==> flow/design.v <==
`timescale 1ns / 1ps
module accelerator (
    input  wire clk,
    input  wire rst_n,
    input  wire in_valid,
    input  wire [31:0] in_data,
    output wire in_ready,
    output wire out_valid,
    output wire [31:0] out_data,
    input  wire out_ready
);
parameter MAX_SHAPES = 8;
parameter MAX_REGION_W = 64;
parameter MAX_REGION_H = 64;
parameter MAX_SHAPE_CELLS = 16;
function integer clog2;
    input integer value;
    integer v;
    begin
        v = value - 1;
        for (clog2 = 0; v > 0; clog2 = clog2 + 1)
            v = v >> 1;
    end
endfunction
localparam integer SHAPE_IDX_W = clog2(MAX_SHAPES + 1);
localparam ST_IDLE        = 3'd0;
localparam ST_LOAD_SHAPES = 3'd1;
localparam ST_LOAD_REGION = 3'd2;
localparam ST_OUTPUT      = 3'd3;
reg [2:0] state;
reg [15:0] num_shapes;
reg [15:0] num_regions;
reg [15:0] regions_seen;
reg [31:0] regions_that_fit;
reg [7:0] shape_num_cells [0:MAX_SHAPES-1];
reg [SHAPE_IDX_W-1:0] shape_idx;
reg [1:0] shape_substate;  
reg [7:0] cells_remaining;
reg [15:0] region_w;
reg [15:0] region_h;
reg [7:0] region_q [0:MAX_SHAPES-1];
reg [1:0] region_substate;  
integer i;
wire accept = in_valid && in_ready;
wire shape_loading_done = (shape_idx >= num_shapes);
wire region_loading_done = (regions_seen >= num_regions);
assign in_ready =
    (state == ST_IDLE)        ? 1'b1 :
    (state == ST_LOAD_SHAPES) ? !shape_loading_done :
    (state == ST_LOAD_REGION) ? !region_loading_done :
    1'b0;  
assign out_valid = (state == ST_OUTPUT);
assign out_data  = regions_that_fit;
always @(posedge clk) begin
    if (!rst_n) begin
        state <= ST_IDLE;
        num_shapes <= 16'd0;
        num_regions <= 16'd0;
        regions_seen <= 16'd0;
        regions_that_fit <= 32'd0;
        shape_idx <= {SHAPE_IDX_W{1'b0}};
        shape_substate <= 2'd0;
        cells_remaining <= 8'd0;
        region_substate <= 2'd0;
        region_w <= 16'd0;
        region_h <= 16'd0;
        for (i = 0; i < MAX_SHAPES; i = i + 1) begin
            shape_num_cells[i] <= 8'd0;
            region_q[i] <= 8'd0;
        end
    end else begin
        case (state)
            ST_IDLE: begin
                if (accept) begin
                    num_shapes <= (in_data[15:0] > MAX_SHAPES) ? MAX_SHAPES : in_data[15:0];
                    num_regions <= in_data[31:16];
                    regions_seen <= 16'd0;
                    regions_that_fit <= 32'd0;
                    shape_idx <= {SHAPE_IDX_W{1'b0}};
                    shape_substate <= 2'd0;
                    cells_remaining <= 8'd0;
                    region_substate <= 2'd0;
                    state <= ST_LOAD_SHAPES;
                end
            end
            ST_LOAD_SHAPES: begin
                if (shape_idx >= num_shapes) begin
                    region_substate <= 2'd0;
                    state <= ST_LOAD_REGION;
                end else if (accept) begin
                    case (shape_substate)
                        2'd0: begin
                            shape_num_cells[shape_idx] <= in_data[23:16];
                            cells_remaining <= in_data[23:16];
                            if (in_data[23:16] == 0) begin
                                shape_idx <= shape_idx + 1'b1;
                                shape_substate <= 2'd0;
                            end else begin
                                shape_substate <= 2'd1;
                            end
                        end
                        2'd1: begin
                            if (cells_remaining <= 8'd4) begin
                                cells_remaining <= 8'd0;
                                shape_idx <= shape_idx + 1'b1;
                                shape_substate <= 2'd0;
                            end else begin
                                cells_remaining <= cells_remaining - 8'd4;
                                shape_substate <= 2'd1;
                            end
                        end
                        default: shape_substate <= 2'd0;
                    endcase
                end
            end
            ST_LOAD_REGION: begin
                if (regions_seen >= num_regions) begin
                    state <= ST_OUTPUT;
                end else if (accept) begin
                    case (region_substate)
                        2'd0: begin
                            region_w <= in_data[15:0];
                            region_h <= in_data[31:16];
                            for (i = 0; i < MAX_SHAPES; i = i + 1) begin
                                region_q[i] <= 8'd0;
                            end
                            region_substate <= 2'd1;
                        end
                        2'd1: begin
                            region_q[0] <= in_data[7:0];
                            if (MAX_SHAPES > 1) region_q[1] <= in_data[15:8];
                            if (MAX_SHAPES > 2) region_q[2] <= in_data[23:16];
                            if (MAX_SHAPES > 3) region_q[3] <= in_data[31:24];
                            region_substate <= 2'd2;
                        end
                        2'd2: begin
                            if (MAX_SHAPES > 4) region_q[4] <= in_data[7:0];
                            if (MAX_SHAPES > 5) region_q[5] <= in_data[15:8];
                            if (MAX_SHAPES > 6) region_q[6] <= in_data[23:16];
                            if (MAX_SHAPES > 7) region_q[7] <= in_data[31:24];
                            begin : area_calc_block
                                reg [31:0] ra;
                                reg [31:0] ta;
                                integer k;
                                ra = region_w * region_h;
                                ta = 32'd0;
                                for (k = 0; (k < MAX_SHAPES) && (k < 4); k = k + 1) begin
                                    ta = ta + (shape_num_cells[k] * region_q[k]);
                                end
                                if (MAX_SHAPES > 4) ta = ta + (shape_num_cells[4] * in_data[7:0]);
                                if (MAX_SHAPES > 5) ta = ta + (shape_num_cells[5] * in_data[15:8]);
                                if (MAX_SHAPES > 6) ta = ta + (shape_num_cells[6] * in_data[23:16]);
                                if (MAX_SHAPES > 7) ta = ta + (shape_num_cells[7] * in_data[31:24]);
                                if (ta <= ra) begin
                                    regions_that_fit <= regions_that_fit + 1'b1;
                                end
                            end
                            regions_seen <= regions_seen + 1'b1;
                            region_substate <= 2'd0;
                        end
                        default: region_substate <= 2'd0;
                    endcase
                end
            end
            ST_OUTPUT: begin
                if (out_valid && out_ready) begin
                    state <= ST_IDLE;
                end
            end
            default: state <= ST_IDLE;
        endcase
    end
end
endmodule
`timescale 1ns / 1ps
module day12_top #(
    parameter MAX_REGION_W = 64,
    parameter MAX_REGION_H = 64
) (
    input  wire clk,
    input  wire rst_n,
    input  wire in_valid,
    input  wire [31:0] in_data,
    output wire in_ready,
    output wire out_valid,
    output wire [31:0] out_data,
    input  wire out_ready
);
accelerator #(
    .MAX_REGION_W(MAX_REGION_W),
    .MAX_REGION_H(MAX_REGION_H)
) accel (
    .clk(clk),
    .rst_n(rst_n),
    .in_valid(in_valid),
    .in_data(in_data),
    .in_ready(in_ready),
    .out_valid(out_valid),
    .out_data(out_data),
    .out_ready(out_ready)
);
endmodule
From RTL to reports: day12_top
What the tools print for day12_top, step after step.
Line numbers count from 1 in the design file above.
Cell names lack the library's common part.
{ "design": {"top": "day12_top", "clk_port": "clk", "library": "sky130hd", "lib_corner": "tt_025C_1v80"} }

Elaborated design
Yosys after proc, flatten, opt, wreduce and memory -nomap, before mapping. Print and check cells are not counted. Equal cells are merged and count once.
Memory sizes are those after Yosys's memory passes, which may raise the word count (mostly to a power of two), join words into wider ones and drop unused or constant bits.
{ "op_classes": {"addsub": 11, "multipliers": 9, "compare": 5, "equal": 19, "muxes": 85, "logic": 1, "reduce_and_logical": 22} }
{ "op_table": {"columns": ["op", "count"], "rows": [
  ["8-bit by 8-bit multiplier with 16-bit output", 8],
  ["32-bit two-way mux", 25],
  ["16-bit by 16-bit multiplier with 32-bit output", 1],
  ["32-bit adder", 7],
  ["8-bit case mux with 2-bit select", 6],
  ["16-bit two-way mux", 5],
  ["8-bit two-way mux", 9],
  ["32-bit case mux with 2-bit select", 1],
  ["32-bit by 1-bit adder with 32-bit output (second input constant)", 1],
  ["32-bit <= comparator", 1],
  ["16-bit case mux with 2-bit select", 1],
  ["3-bit two-way mux", 9],
  ["4-bit two-way mux", 5],
  ["16-bit by 1-bit adder with 16-bit output (second input constant)", 1],
  ["16-bit >= comparator", 1],
  ["16-bit by 4-bit greater-than comparator with 1-bit output (second input constant)", 1],
  ["4-bit by 16-bit >= comparator with 1-bit output", 1],
  ["4-bit AND reduction", 4],
  ["4-bit case mux with 2-bit select", 2],
  ["5-bit AND reduction", 3],
  ["3-bit case mux with 4-bit select", 1],
  ["2-bit case mux with 2-bit select", 3],
  ["2-bit two-way mux", 6],
  ["1-bit two-way mux", 11],
  ["2-bit by 1-bit inequality test with 1-bit output (second input constant)", 5],
  ["2-bit inequality test (second input constant)", 5],
  ["3-bit inequality test (second input constant)", 3],
  ["8-bit by 3-bit subtractor with 8-bit output (second input constant)", 1]
]} }
Other operator kinds: 18; their cells: 25.
{ "word_totals": {"register_bits": 163, "ramBits": 64, "n_memories": 1, "inputBits": 36, "out_inout_bits": 34, "word_cells": 168} }
{ "mem_list": {"columns": ["name", "size", "width", "line", "text"], "rows": [
  ["accel.shape_num_cells", 8, 8, 35, "reg [7:0] shape_num_cells [0:MAX_SHAPES-1];"]
]} }

Longest topological paths
Longest topological path by Yosys (ltp), each cell counted once; first at word level (registers and memories cut), then after technology mapping (sequential cells cut; the memories' decode and read muxes count).
{ "logic_depth": {"depth_word": 34, "abc_area": 0, "ltp_mapped": 57, "ltp_nobuf": 54} }

Synthesis result
Source: synth_stat.txt of the flow (Yosys; design flattened, memories mapped). It holds for the ABC_AREA given above (unset counts as 0); a run with the other value may have another netlist.
{ "types": {"columns": ["cell_type", "count", "type_area_um2"], "rows": [
  ["fa_1", 532, 1.07E+04],
  ["ha_1", 506, 6.33E+03],
  ["dfxtp_1", 165, 3.3E+03],
  ["and2_1", 523, 3.27E+03],
  ["inv_1", 705, 2.65E+03],
  ["edfxtp_1", 64, 1.92E+03],
  ["nand2_1", 478, 1.79E+03],
  ["xnor2_1", 147, 1.29E+03],
  ["a21oi_1", 185, 925.888],
  ["clkbuf_1", 150, 563.04],
  ["nor2_1", 138, 517.997],
  ["o21ai_0", 101, 505.485],
  ["a21o_1", 54, 405.389],
  ["xor2_1", 45, 394.128],
  ["nand3_1", 78, 390.374],
  ["a22o_1", 32, 280.269],
  ["o21a_1", 36, 270.259],
  ["or4_1", 33, 247.738]
]} }
Not listed: further types 66, cells in them 401.
{ "synth_totals": {"cell_count": 4373, "synth_area_um2": 38687.1, "seq_area_um2": 5225.0, "ffs": 229, "buffers": 160} }
The figures by module come from a second, unflattened synthesis with its own total; it is not the netlist above.
{ "unflattened": {"hier_cells": 4170, "hier_area_um2": 37758.7} }
Rows give one instance, submodules left out.
{ "by_module": {"columns": ["mod", "instances", "cells", "area_um2", "seq_area_um2"], "rows": [
  ["accelerator", 1, 4170, 37758.7, 5225.0],
  ["day12_top", 1, 0, 0.0, 0.0]
]} }

Worst setup path after synthesis
Source: OpenSTA report_checks on the synthesized netlist (no wires, ideal clock, input and output delay 20% of the period each), path of least setup slack; recovery checks are left aside. Register names are those of the netlist, which keeps one name where synthesis merged equal registers.
{ "synth_timing": {"path_kind": "input to register", "from": "input in_data[2]", "to": "register accel.regions_that_fit[19]", "period_ns": 14.5, "input_delay_ns": 2.900, "setup_time_ns": 0.071, "t_first_pin_ns": 2.900, "t_arrival_ns": 14.030, "required_ns": 14.429, "setup_slack_ns": 0.398, "path_delay_ns": 11.201, "driving_pins": 52, "n_path_buf": 3, "period_less_setup_slack_ns": 14.102} }
"path_delay_ns" is the arrival time less input delay plus setup time.
"driving_pins": output pins that drive a net of the path, with the launching flip-flop's if there is one; two outputs of one cell count as two.
"period_less_setup_slack_ns" = period - worst setup slack (recovery checks aside). The figure is calculated, with input and output delays left at 20% of the set period.
Between the ends stands the longest chain of elaborated cells between them, by number of cells; it is not shown to be the way that was timed. Of several equally long chains one is given.
Each line given opens the expression or statement behind the cell; cells for indexed reads and writes are added by Yosys, which also makes memories of some case tables.
At most two assigning lines are given for a register; there are more.
{ "synth_between": {"cell_sequence": "clkbuf_1 > and2_1 > fa_1 > inv_1 > fa_1 > fa_1 > fa_1 > inv_1 > ha_1 > inv_1 > xnor2_1 > fa_1 > fa_1 > fa_1 > inv_1 > ha_1 > nor3_1 > a21oi_1 > [... 16 more ...] > o21ai_0 > a31oi_1 > o2bb2a_1 > o22ai_1 > xnor2_1 > ha_1 > a21o_1 > a21oi_1 > a221o_1 > a311o_1 > a31oi_1 > o2111a_1 > nand4_1 > a2111oi_4 > buf_6 > buf_12 > o31ai_1 > a21oi_2", "elab_chain_cells": 31, "cells_between": 33, "lines_between": 10, "cone_classes": "add/sub: 4; mul: 1; compare: 1; eq/ne: 1; mux: 25; reduce/logical: 1"} }
{ "synth_rtl": {"columns": ["element", "line", "text"], "rows": [
  ["start: declaration", 183, "input  wire [31:0] in_data,"],
  ["8-bit by 8-bit multiplier with 16-bit output", 150, "if (MAX_SHAPES > 4) ta = ta + (shape_num_cells[4] * in_data[7:0]);"],
  ["32-bit adder", 150, null],
  ["32-bit two-way mux", 120, "case (region_substate)"],
  ["32-bit two-way mux", 119, "end else if (accept) begin"],
  ["32-bit two-way mux", 117, "if (regions_seen >= num_regions) begin"],
  ["32-bit two-way mux", 72, "case (state)"],
  ["32-bit two-way mux", 55, "if (!rst_n) begin"],
  ["[... 17 more ...]", null, null],
  ["32-bit two-way mux", 55, null],
  ["32-bit <= comparator", 154, "if (ta <= ra) begin"],
  ["32-bit two-way mux", 154, null],
  ["32-bit two-way mux", 120, null],
  ["32-bit two-way mux", 119, null],
  ["32-bit two-way mux", 117, null],
  ["32-bit case mux with 2-bit select", 72, null],
  ["end: assignment", 78, "regions_that_fit <= 32'd0;"],
  ["end: assignment", 155, "regions_that_fit <= regions_that_fit + 1'b1;"],
  ["end: declaration", 34, "reg [31:0] regions_that_fit;"]
]} }

Path in the finished layout
From the final timing report of entry A: the path of least setup slack in the routed layout; clock arrival at registers is part of the times.
{ "layout_timing": {"path_kind": "input to register", "from": "input in_data[3]", "to": "register accel.regions_that_fit[6]", "period_ns": 14.1, "input_delay_ns": 2.82, "setup_time_ns": 0.07, "t_first_pin_ns": 2.82, "t_arrival_ns": 14.27, "required_ns": 14.63, "setup_slack_ns": 0.36, "driving_pins": 56, "n_path_buf": 7} }
Between the ends stands the longest chain of elaborated cells between them, by number of cells; it is not shown to be the way that was timed. Of several equally long chains one is given.
At most two assigning lines are given for a register; there are more.
{ "layout_between": {"cell_sequence": "buf_6 > buf_12 > and2_4 > fa_1 > inv_1 > fa_1 > fa_1 > fa_1 > inv_2 > ha_4 > inv_4 > xnor2_2 > fa_1 > fa_1 > fa_1 > inv_2 > ha_4 > o21a_1 > [... 20 more ...] > buf_6 > xor2_1 > ha_1 > a21o_1 > a21o_1 > a21oi_2 > a221o_1 > a311o_1 > a31oi_1 > o2111a_1 > nand4_1 > a2111oi_4 > buf_6 > buf_6 > buf_12 > buf_16 > o31ai_2 > a21oi_1", "elab_chain_cells": 31, "cells_between": 33, "lines_between": 10, "cone_classes": "add/sub: 4; mul: 1; compare: 1; eq/ne: 1; mux: 25; reduce/logical: 1"} }
{ "layout_rtl": {"columns": ["element", "line", "text"], "rows": [
  ["start: declaration", 183, "input  wire [31:0] in_data,"],
  ["8-bit by 8-bit multiplier with 16-bit output", 150, "if (MAX_SHAPES > 4) ta = ta + (shape_num_cells[4] * in_data[7:0]);"],
  ["32-bit adder", 150, null],
  ["32-bit two-way mux", 120, "case (region_substate)"],
  ["32-bit two-way mux", 119, "end else if (accept) begin"],
  ["32-bit two-way mux", 117, "if (regions_seen >= num_regions) begin"],
  ["32-bit two-way mux", 72, "case (state)"],
  ["32-bit two-way mux", 55, "if (!rst_n) begin"],
  ["[... 17 more ...]", null, null],
  ["32-bit two-way mux", 55, null],
  ["32-bit <= comparator", 154, "if (ta <= ra) begin"],
  ["32-bit two-way mux", 154, null],
  ["32-bit two-way mux", 120, null],
  ["32-bit two-way mux", 119, null],
  ["32-bit two-way mux", 117, null],
  ["32-bit case mux with 2-bit select", 72, null],
  ["end: assignment", 78, "regions_that_fit <= 32'd0;"],
  ["end: assignment", 155, "regions_that_fit <= regions_that_fit + 1'b1;"],
  ["end: declaration", 34, "reg [31:0] regions_that_fit;"]
]} }

Subject: flow runs of day12_top

Hi,

Record of 4 stored runs of the RTL-to-layout flow on day12_top, platform sky130hd. The runs are unordered. Constraints: input delay and output delay 20% of the set period each, output load 0.01 pF.
"timing.achieved_period_ns" = clock period - worst setup slack. The figure is calculated, with input and output delays left at 20% of the set period.
"worst_path_time_ns" is the time allowed to the run's worst setup path (the clock period less input and output delay, where it has them) less its slack. Clock arrival times count: a late capture clock shortens it, a late launch clock lengthens it.
"power_uw": no workload was simulated; the value follows from the tool's default switching activity.
[
  {
    "run": "entry A",
    "settings": { "SETUP_SLACK_MARGIN": 3.24, "period_ns": 14.1, "CAP_MARGIN": 20, "CORE_MARGIN": 2, "CORE_UTILIZATION": 40, "SLEW_MARGIN": 20 },
    "results": { "ys_area_um2": 38687.1, "design_die_area_um2": 99221.9, "final_util_frac": 0.453, "final_setup_ws_ns": 0.359, "total_negative_slack_ns": 0.000, "final_hold_ws_ns": 0.452, "power_uw": 7501, "timing.achieved_period_ns": 13.741, "worst_path_time_ns": 10.92, "path_kind": "input to register" }
  },
  {
    "run": "entry B",
    "settings": { "CORE_UTILIZATION": 57, "SLEW_MARGIN": 35, "period_ns": 14.5, "CAP_MARGIN": 20, "CORE_MARGIN": 2 },
    "results": { "ys_area_um2": 38687.1, "design_die_area_um2": 69970.8, "final_util_frac": 0.629, "final_setup_ws_ns": 0.575, "total_negative_slack_ns": 0.000, "final_hold_ws_ns": 0.455, "power_uw": 6838, "timing.achieved_period_ns": 13.925, "worst_path_time_ns": 11.02, "path_kind": "input to register" }
  },
  {
    "run": "entry C",
    "settings": { "period_ns": 20.6, "CAP_MARGIN": 20, "CORE_MARGIN": 2, "CORE_UTILIZATION": 40, "SLEW_MARGIN": 20 },
    "results": { "ys_area_um2": 38687.1, "design_die_area_um2": 99221.9, "final_util_frac": 0.433, "final_setup_ws_ns": 3.798, "total_negative_slack_ns": 0.000, "final_hold_ws_ns": 0.454, "power_uw": 3932, "timing.achieved_period_ns": 16.802, "worst_path_time_ns": 12.68, "path_kind": "input to register" }
  },
  {
    "run": "entry D",
    "settings": { "period_ns": 14.5, "CAP_MARGIN": 20, "CORE_MARGIN": 2, "CORE_UTILIZATION": 40, "SLEW_MARGIN": 20 },
    "results": { "ys_area_um2": 38687.1, "design_die_area_um2": 99221.9, "final_util_frac": 0.446, "final_setup_ws_ns": 0.539, "total_negative_slack_ns": 0.000, "final_hold_ws_ns": 0.455, "power_uw": 6837, "timing.achieved_period_ns": 13.961, "worst_path_time_ns": 11.06, "path_kind": "input to register" }
  }
]

Regards
